==> flow/design.v <==
module gainBal (
    input  wire             clk,
    input  wire             rstn,
    input  wire             din_val,
    input  wire [255:0]     din,
    input  wire [63:0]      gain,
    input  wire [31:0]      bal,
    output reg              dout_val,
    output reg  [255:0]     dout
);
reg [7:0]  gain_mem[7:0];
reg [7:0]  bal_mem[3:0];
reg [15:0] mult[0:7];
reg [47:0] quot[0:7];
integer i, j, k, l;
always @* begin
    for (l=0; l<8; l=l+1) begin
        gain_mem[l]     = gain[8*l +: 8];
        if (l < 4)
            bal_mem[l]  = bal[8*l +: 8];
    end
end
always @(posedge clk or negedge rstn) begin
    if (!rstn) begin
        for (i=0; i<8; i=i+1) begin
            mult[i] <= 16'd0;
        end
    end
    else begin
        for (i=0; i<4; i=i+1) begin
            mult[2*i  ] <= {{8{gain_mem[2*i  ][7]}}, gain_mem[2*i  ]} * {{8{~bal_mem[i][7]}}, ~bal_mem[i]};
            mult[2*i+1] <= {{8{gain_mem[2*i+1][7]}}, gain_mem[2*i+1]} * {{8{ bal_mem[i][7]}},  bal_mem[i]};
        end
    end
end
always @(posedge clk or negedge rstn) begin
    if (!rstn) begin
        dout_val    <= 1'b0;
        for (j=0; j<8; j=j+1) begin
            quot[j] <= 48'd0;
        end
    end
    else begin
        dout_val    <= din_val;
        for (j=0; j<8; j=j+1) begin
            quot[j] <= {16'd0, din[32*j +:32]} * {{32{mult[j][15]}}, mult[j]};
        end
    end
end
always @* begin
    for (k=0; k<8; k=k+1) begin
        dout[32*k +:32] = quot[k][47:16];
    end
end
endmodule
Lab notebook: gainBal

---- From RTL to reports: gainBal ----
Tool output for the design above before and after an edit, in the order of the flow.
Lines under "before" count in the file above, lines under "after" in the edited file.
"change" is "after" less "before", of the values as shown; "relative change" is that difference over "before", in percent.
Cell names lack the library's common part.
A cell with - has no value.
set-up
  design top .............................. gainBal
  clock port .............................. clk
  cell library ............................ sky130hd
  corner .................................. tt_025C_1v80

---- Diff ----
The edit as a unified diff against the file above.
The edit is scripted: it alters the design's behaviour and was not made to optimise anything.
begin of diff
@@ -36,5 +36,4 @@
 always @(posedge clk or negedge rstn) begin
     if (!rstn) begin
-        dout_val    <= 1'b0;
         for (j=0; j<8; j=j+1) begin
             quot[j] <= 48'd0;
@@ -42,5 +41,4 @@
     end
     else begin
-        dout_val    <= din_val;
         for (j=0; j<8; j=j+1) begin
             quot[j] <= {16'd0, din[32*j +:32]} * {{32{mult[j][15]}}, mult[j]};
@@ -48,4 +46,5 @@
     end
 end
+always @(*) dout_val = din_val;
 always @* begin
     for (k=0; k<8; k=k+1) begin
end of diff

---- Word level ----
Counts by Yosys on the flattened word-level netlist (proc, flatten, opt, wreduce). Print and check cells are left out. Cells with the same type and inputs are merged into one.
cells by class
  item                before  after  change  relative change (%)
  multiply operators  16      16     0       0.00
  bitwise operators   8       8      0       0.00
operators with widths
  cell                                            before  after  change  relative change (%)
  33-bit by 16-bit multiplier with 48-bit output  8       8      0       0.00
  8-bit by 8-bit multiplier with 16-bit output    4       4      0       0.00
  8-bit by 9-bit multiplier with 16-bit output    4       4      0       0.00
  1-bit NOT                                       4       4      0       0.00
  8-bit NOT                                       4       4      0       0.00
word-level totals
  item                   before  after  change  relative change (%)
  output and inout bits  257     257    0       0.00
  word-level cells       41      40     -1      -2.44
  bits in registers      513     512    -1      -0.19
  input port bits        355     355    0       0.00

---- Depth ----
Longest topological path by Yosys (ltp), each cell counted once; first at word level (registers and memories cut), then after technology mapping (sequential cells cut; the memories' decode and read muxes count).
depth
  item                          before  after  change  relative change (%)
  depth after elaboration       2       2      0       0.00
  ABC_AREA                      0       0      -       -
  mapped depth                  25      25     0       0.00
  depth with buffers taken out  24      24     0       0.00

---- Mapped cells and area ----
Yosys stat after the flow's synthesis: flattened, memories mapped to cells. It holds for the ABC_AREA given above (unset counts as 0); a run with the other value may have another netlist.
mapped netlist
  item                             before     after      change  relative change (%)
  synthesis area (um^2)            156,790.4  156,772.9  -17.5   -0.01
  buffers                          684        685        +1      +0.15
  mapped cells                     17,230     17,230     0       0.00
  area of sequential cells (um^2)  9,634.2    9,609.2    -25.0   -0.26
  mapped flip-flops                385        384        -1      -0.26
cells by type
  cell type  before  after  change  relative change (%)
  dfrtp_1    385     384    -1      -0.26
  buf_4      0       1      +1      -
  inv_1      4,625   4,625  0       0.00
  fa_1       3,776   3,776  0       0.00
  nand2_1    2,373   2,373  0       0.00
  and2_1     1,854   1,854  0       0.00
  ha_1       1,400   1,400  0       0.00
  clkbuf_1   671     671    0       0.00
  nor2_1     369     369    0       0.00
  xnor2_1    283     283    0       0.00
  a21oi_1    249     249    0       0.00
  nor2b_1    195     195    0       0.00
  nand2b_1   188     188    0       0.00
  a21o_1     141     141    0       0.00
  o21ai_0    136     136    0       0.00
  xor2_1     100     100    0       0.00
  o21a_1     45      45     0       0.00
  nor3_1     43      43     0       0.00
The list need not be complete.

---- Timing after synthesis ----
Path of least setup slack by OpenSTA after synthesis, without wires, with an ideal clock, recovery checks aside; 20% of the period is set as input and as output delay. Where synthesis merged equal registers, the netlist keeps one of their names.
timing post-synthesis
  item                               before                after                 change  relative change (%)
  kind                               input -> register     input -> register     -       -
  start                              input din[75]         input din[75]         -       -
  end                                register quot[2][42]  register quot[2][42]  -       -
  stages on the path                 22                    22                    0       0.00
  period (ps)                        9,000                 9,000                 0       0.00
  input delay (ps)                   1,800                 1,800                 0       0.00
  launch time at the first pin (ps)  1,800                 1,800                 0       0.00
  library setup time (ps)            128                   128                   0       -
  data arrival time (ps)             7,689                 7,689                 0       0.00
  data required time (ps)            8,872                 8,872                 0       0.00
  slack (ps)                         1,184                 1,184                 0       -
  path buffers                       1                     1                     0       0.00
  path delay (ps)                    6,017                 6,017                 0       0.00
  synthesis period reached (ps)      7,816                 7,816                 0       0.00
"path delay" = arrival - input delay + setup time.
"stages on the path": output pins that drive a net of the path, with the launching flip-flop's if there is one; two outputs of one cell count as two.
"synthesis period reached" is the clock period less the worst setup slack; recovery checks do not enter. This is arithmetic on one report: input and output delays are still those of the set period (20% each).
The rows between start and end are the longest chain of elaborated cells between them; the timing report does not say that the signal goes this way. Where chains are equally long, one stands for them.
Each line given opens the expression or statement behind the cell; cells for indexed reads and writes are added by Yosys, which also makes memories of some case tables.
between the ends, post-synthesis, before
  path through ............................ clkbuf_1 nand2_1 fa_1 fa_1 fa_1 inv_1 fa_1 fa_1 inv_1 fa_1 inv_1 ha_1 a21o_1 a21o_1 a211o_1 a221oi_1 a211oi_2 a21oi_1 a21boi_0 a311oi_1 o21bai_1 xor2_1
  length of the longest elaborated chain .. 1
  elaborated cells on any way between the ends .. 1
  RTL lines with such cells ............... 1
  classes of those cells .................. 1 x mul
ends and longest elaborated chain, post-synthesis, before
  item                                            RTL line  RTL
  from (decl)                                     5         input  wire [255:0]     din,
  33-bit by 16-bit multiplier with 48-bit output  46        quot[j] <= {16'd0, din[32*j +:32]} * {{32{mult[j][15]}}, mult[j]};
  to (assign)                                     40        quot[j] <= 48'd0;
  to (assign)                                     46
  to (decl)                                       14        reg [47:0] quot[0:7];
between the ends, post-synthesis, after
  path through ............................ clkbuf_1 nand2_1 fa_1 fa_1 fa_1 inv_1 fa_1 fa_1 inv_1 fa_1 inv_1 ha_1 a21o_1 a21o_1 a211o_1 a221oi_1 a211oi_2 a21oi_1 a21boi_0 a311oi_1 o21bai_1 xor2_1
  length of the longest elaborated chain .. 1
  elaborated cells on any way between the ends .. 1
  RTL lines with such cells ............... 1
  classes of those cells .................. 1 x mul
ends and longest elaborated chain, post-synthesis, after
  item                                            RTL line  RTL
  from (decl)                                     5         input  wire [255:0]     din,
  33-bit by 16-bit multiplier with 48-bit output  44        quot[j] <= {16'd0, din[32*j +:32]} * {{32{mult[j][15]}}, mult[j]};
  to (assign)                                     39        quot[j] <= 48'd0;
  to (assign)                                     44
  to (decl)                                       14        reg [47:0] quot[0:7];

---- Worst path after layout ----
From the final timing report of each run of set A: the path of least setup slack in the routed layout; clock arrival at registers is part of the times.
The report prints the path's times to 10 ps; the period is as set.
timing after layout
  item                               before                after                 change  relative change (%)
  kind                               input -> register     input -> register     -       -
  start                              input din[72]         input din[76]         -       -
  end                                register quot[2][47]  register quot[2][47]  -       -
  launch time at the first pin (ps)  1,800                 1,800                 0       0.00
  library setup time (ps)            120                   110                   -10     -
  data required time (ps)            9,670                 9,710                 +40     +0.41
  path buffers                       3                     3                     0       0.00
  slack (ps)                         650                   730                   +80     -
  period (ps)                        9,000                 9,000                 0       0.00
  stages on the path                 24                    24                    0       0.00
  data arrival time (ps)             9,020                 8,980                 -40     -0.44
  input delay (ps)                   1,800                 1,800                 0       0.00
The rows between start and end are the longest chain of elaborated cells between them; the timing report does not say that the signal goes this way. Where chains are equally long, one stands for them.
between the ends, after layout, before
  path through ............................ clkdlybuf4s50_1 buf_12 buf_4 nand2_1 fa_1 inv_1 fa_1 fa_1 fa_1 fa_1 inv_1 fa_1 inv_1 ha_1 o211ai_1 a211oi_1 and2_1 a221oi_1 a211oi_2 o2111ai_1 or4b_2 a21boi_0 nor2_1 xnor2_1
  length of the longest elaborated chain .. 1
  elaborated cells on any way between the ends .. 1
  RTL lines with such cells ............... 1
  classes of those cells .................. 1 x mul
ends and longest elaborated chain, after layout, before
  item                                            RTL line  RTL
  from (decl)                                     5         input  wire [255:0]     din,
  33-bit by 16-bit multiplier with 48-bit output  46        quot[j] <= {16'd0, din[32*j +:32]} * {{32{mult[j][15]}}, mult[j]};
  to (assign)                                     40        quot[j] <= 48'd0;
  to (assign)                                     46
  to (decl)                                       14        reg [47:0] quot[0:7];
between the ends, after layout, after
  path through ............................ clkdlybuf4s50_1 buf_4 nand2_1 fa_1 fa_1 fa_1 inv_1 fa_1 fa_1 inv_1 fa_1 inv_1 ha_1 o211ai_1 a211oi_1 and2_1 a221oi_1 a211oi_2 o2111ai_1 buf_4 or4b_2 a21boi_0 nor2_1 xnor2_1
  length of the longest elaborated chain .. 1
  elaborated cells on any way between the ends .. 1
  RTL lines with such cells ............... 1
  classes of those cells .................. 1 x mul
ends and longest elaborated chain, after layout, after
  item                                            RTL line  RTL
  from (decl)                                     5         input  wire [255:0]     din,
  33-bit by 16-bit multiplier with 48-bit output  44        quot[j] <= {16'd0, din[32*j +:32]} * {{32{mult[j][15]}}, mult[j]};
  to (assign)                                     39        quot[j] <= 48'd0;
  to (assign)                                     44
  to (decl)                                       14        reg [47:0] quot[0:7];

---- Measured runs ----
Runs of the flow (Yosys, OpenROAD) on both versions; the two runs of a pair have the same settings. The constraints put input and output delay at 20% of the set period each and load the outputs with 0.01 pF.
flow settings, set A
  CORE_UTILIZATION ........................ 40
  period_ns ............................... 9.0
  CAP_MARGIN .............................. 20
  CORE_MARGIN ............................. 2
  SLEW_MARGIN ............................. 20
measured results, set A
  item                              before     after      change  relative change (%)
  sum of negative setup slack (ps)  0          0          0       -
  final design utilization          0.447      0.446      -0.001  -
  die footprint (um^2)              397,001.0  396,957.0  -44.0   -0.01
  worst slack on setup checks (ps)  653        734        +81     -
  worst hold slack (ps)             969        984        +15     -
  synthesized cell area (um^2)      156,790.4  156,772.9  -17.5   -0.01
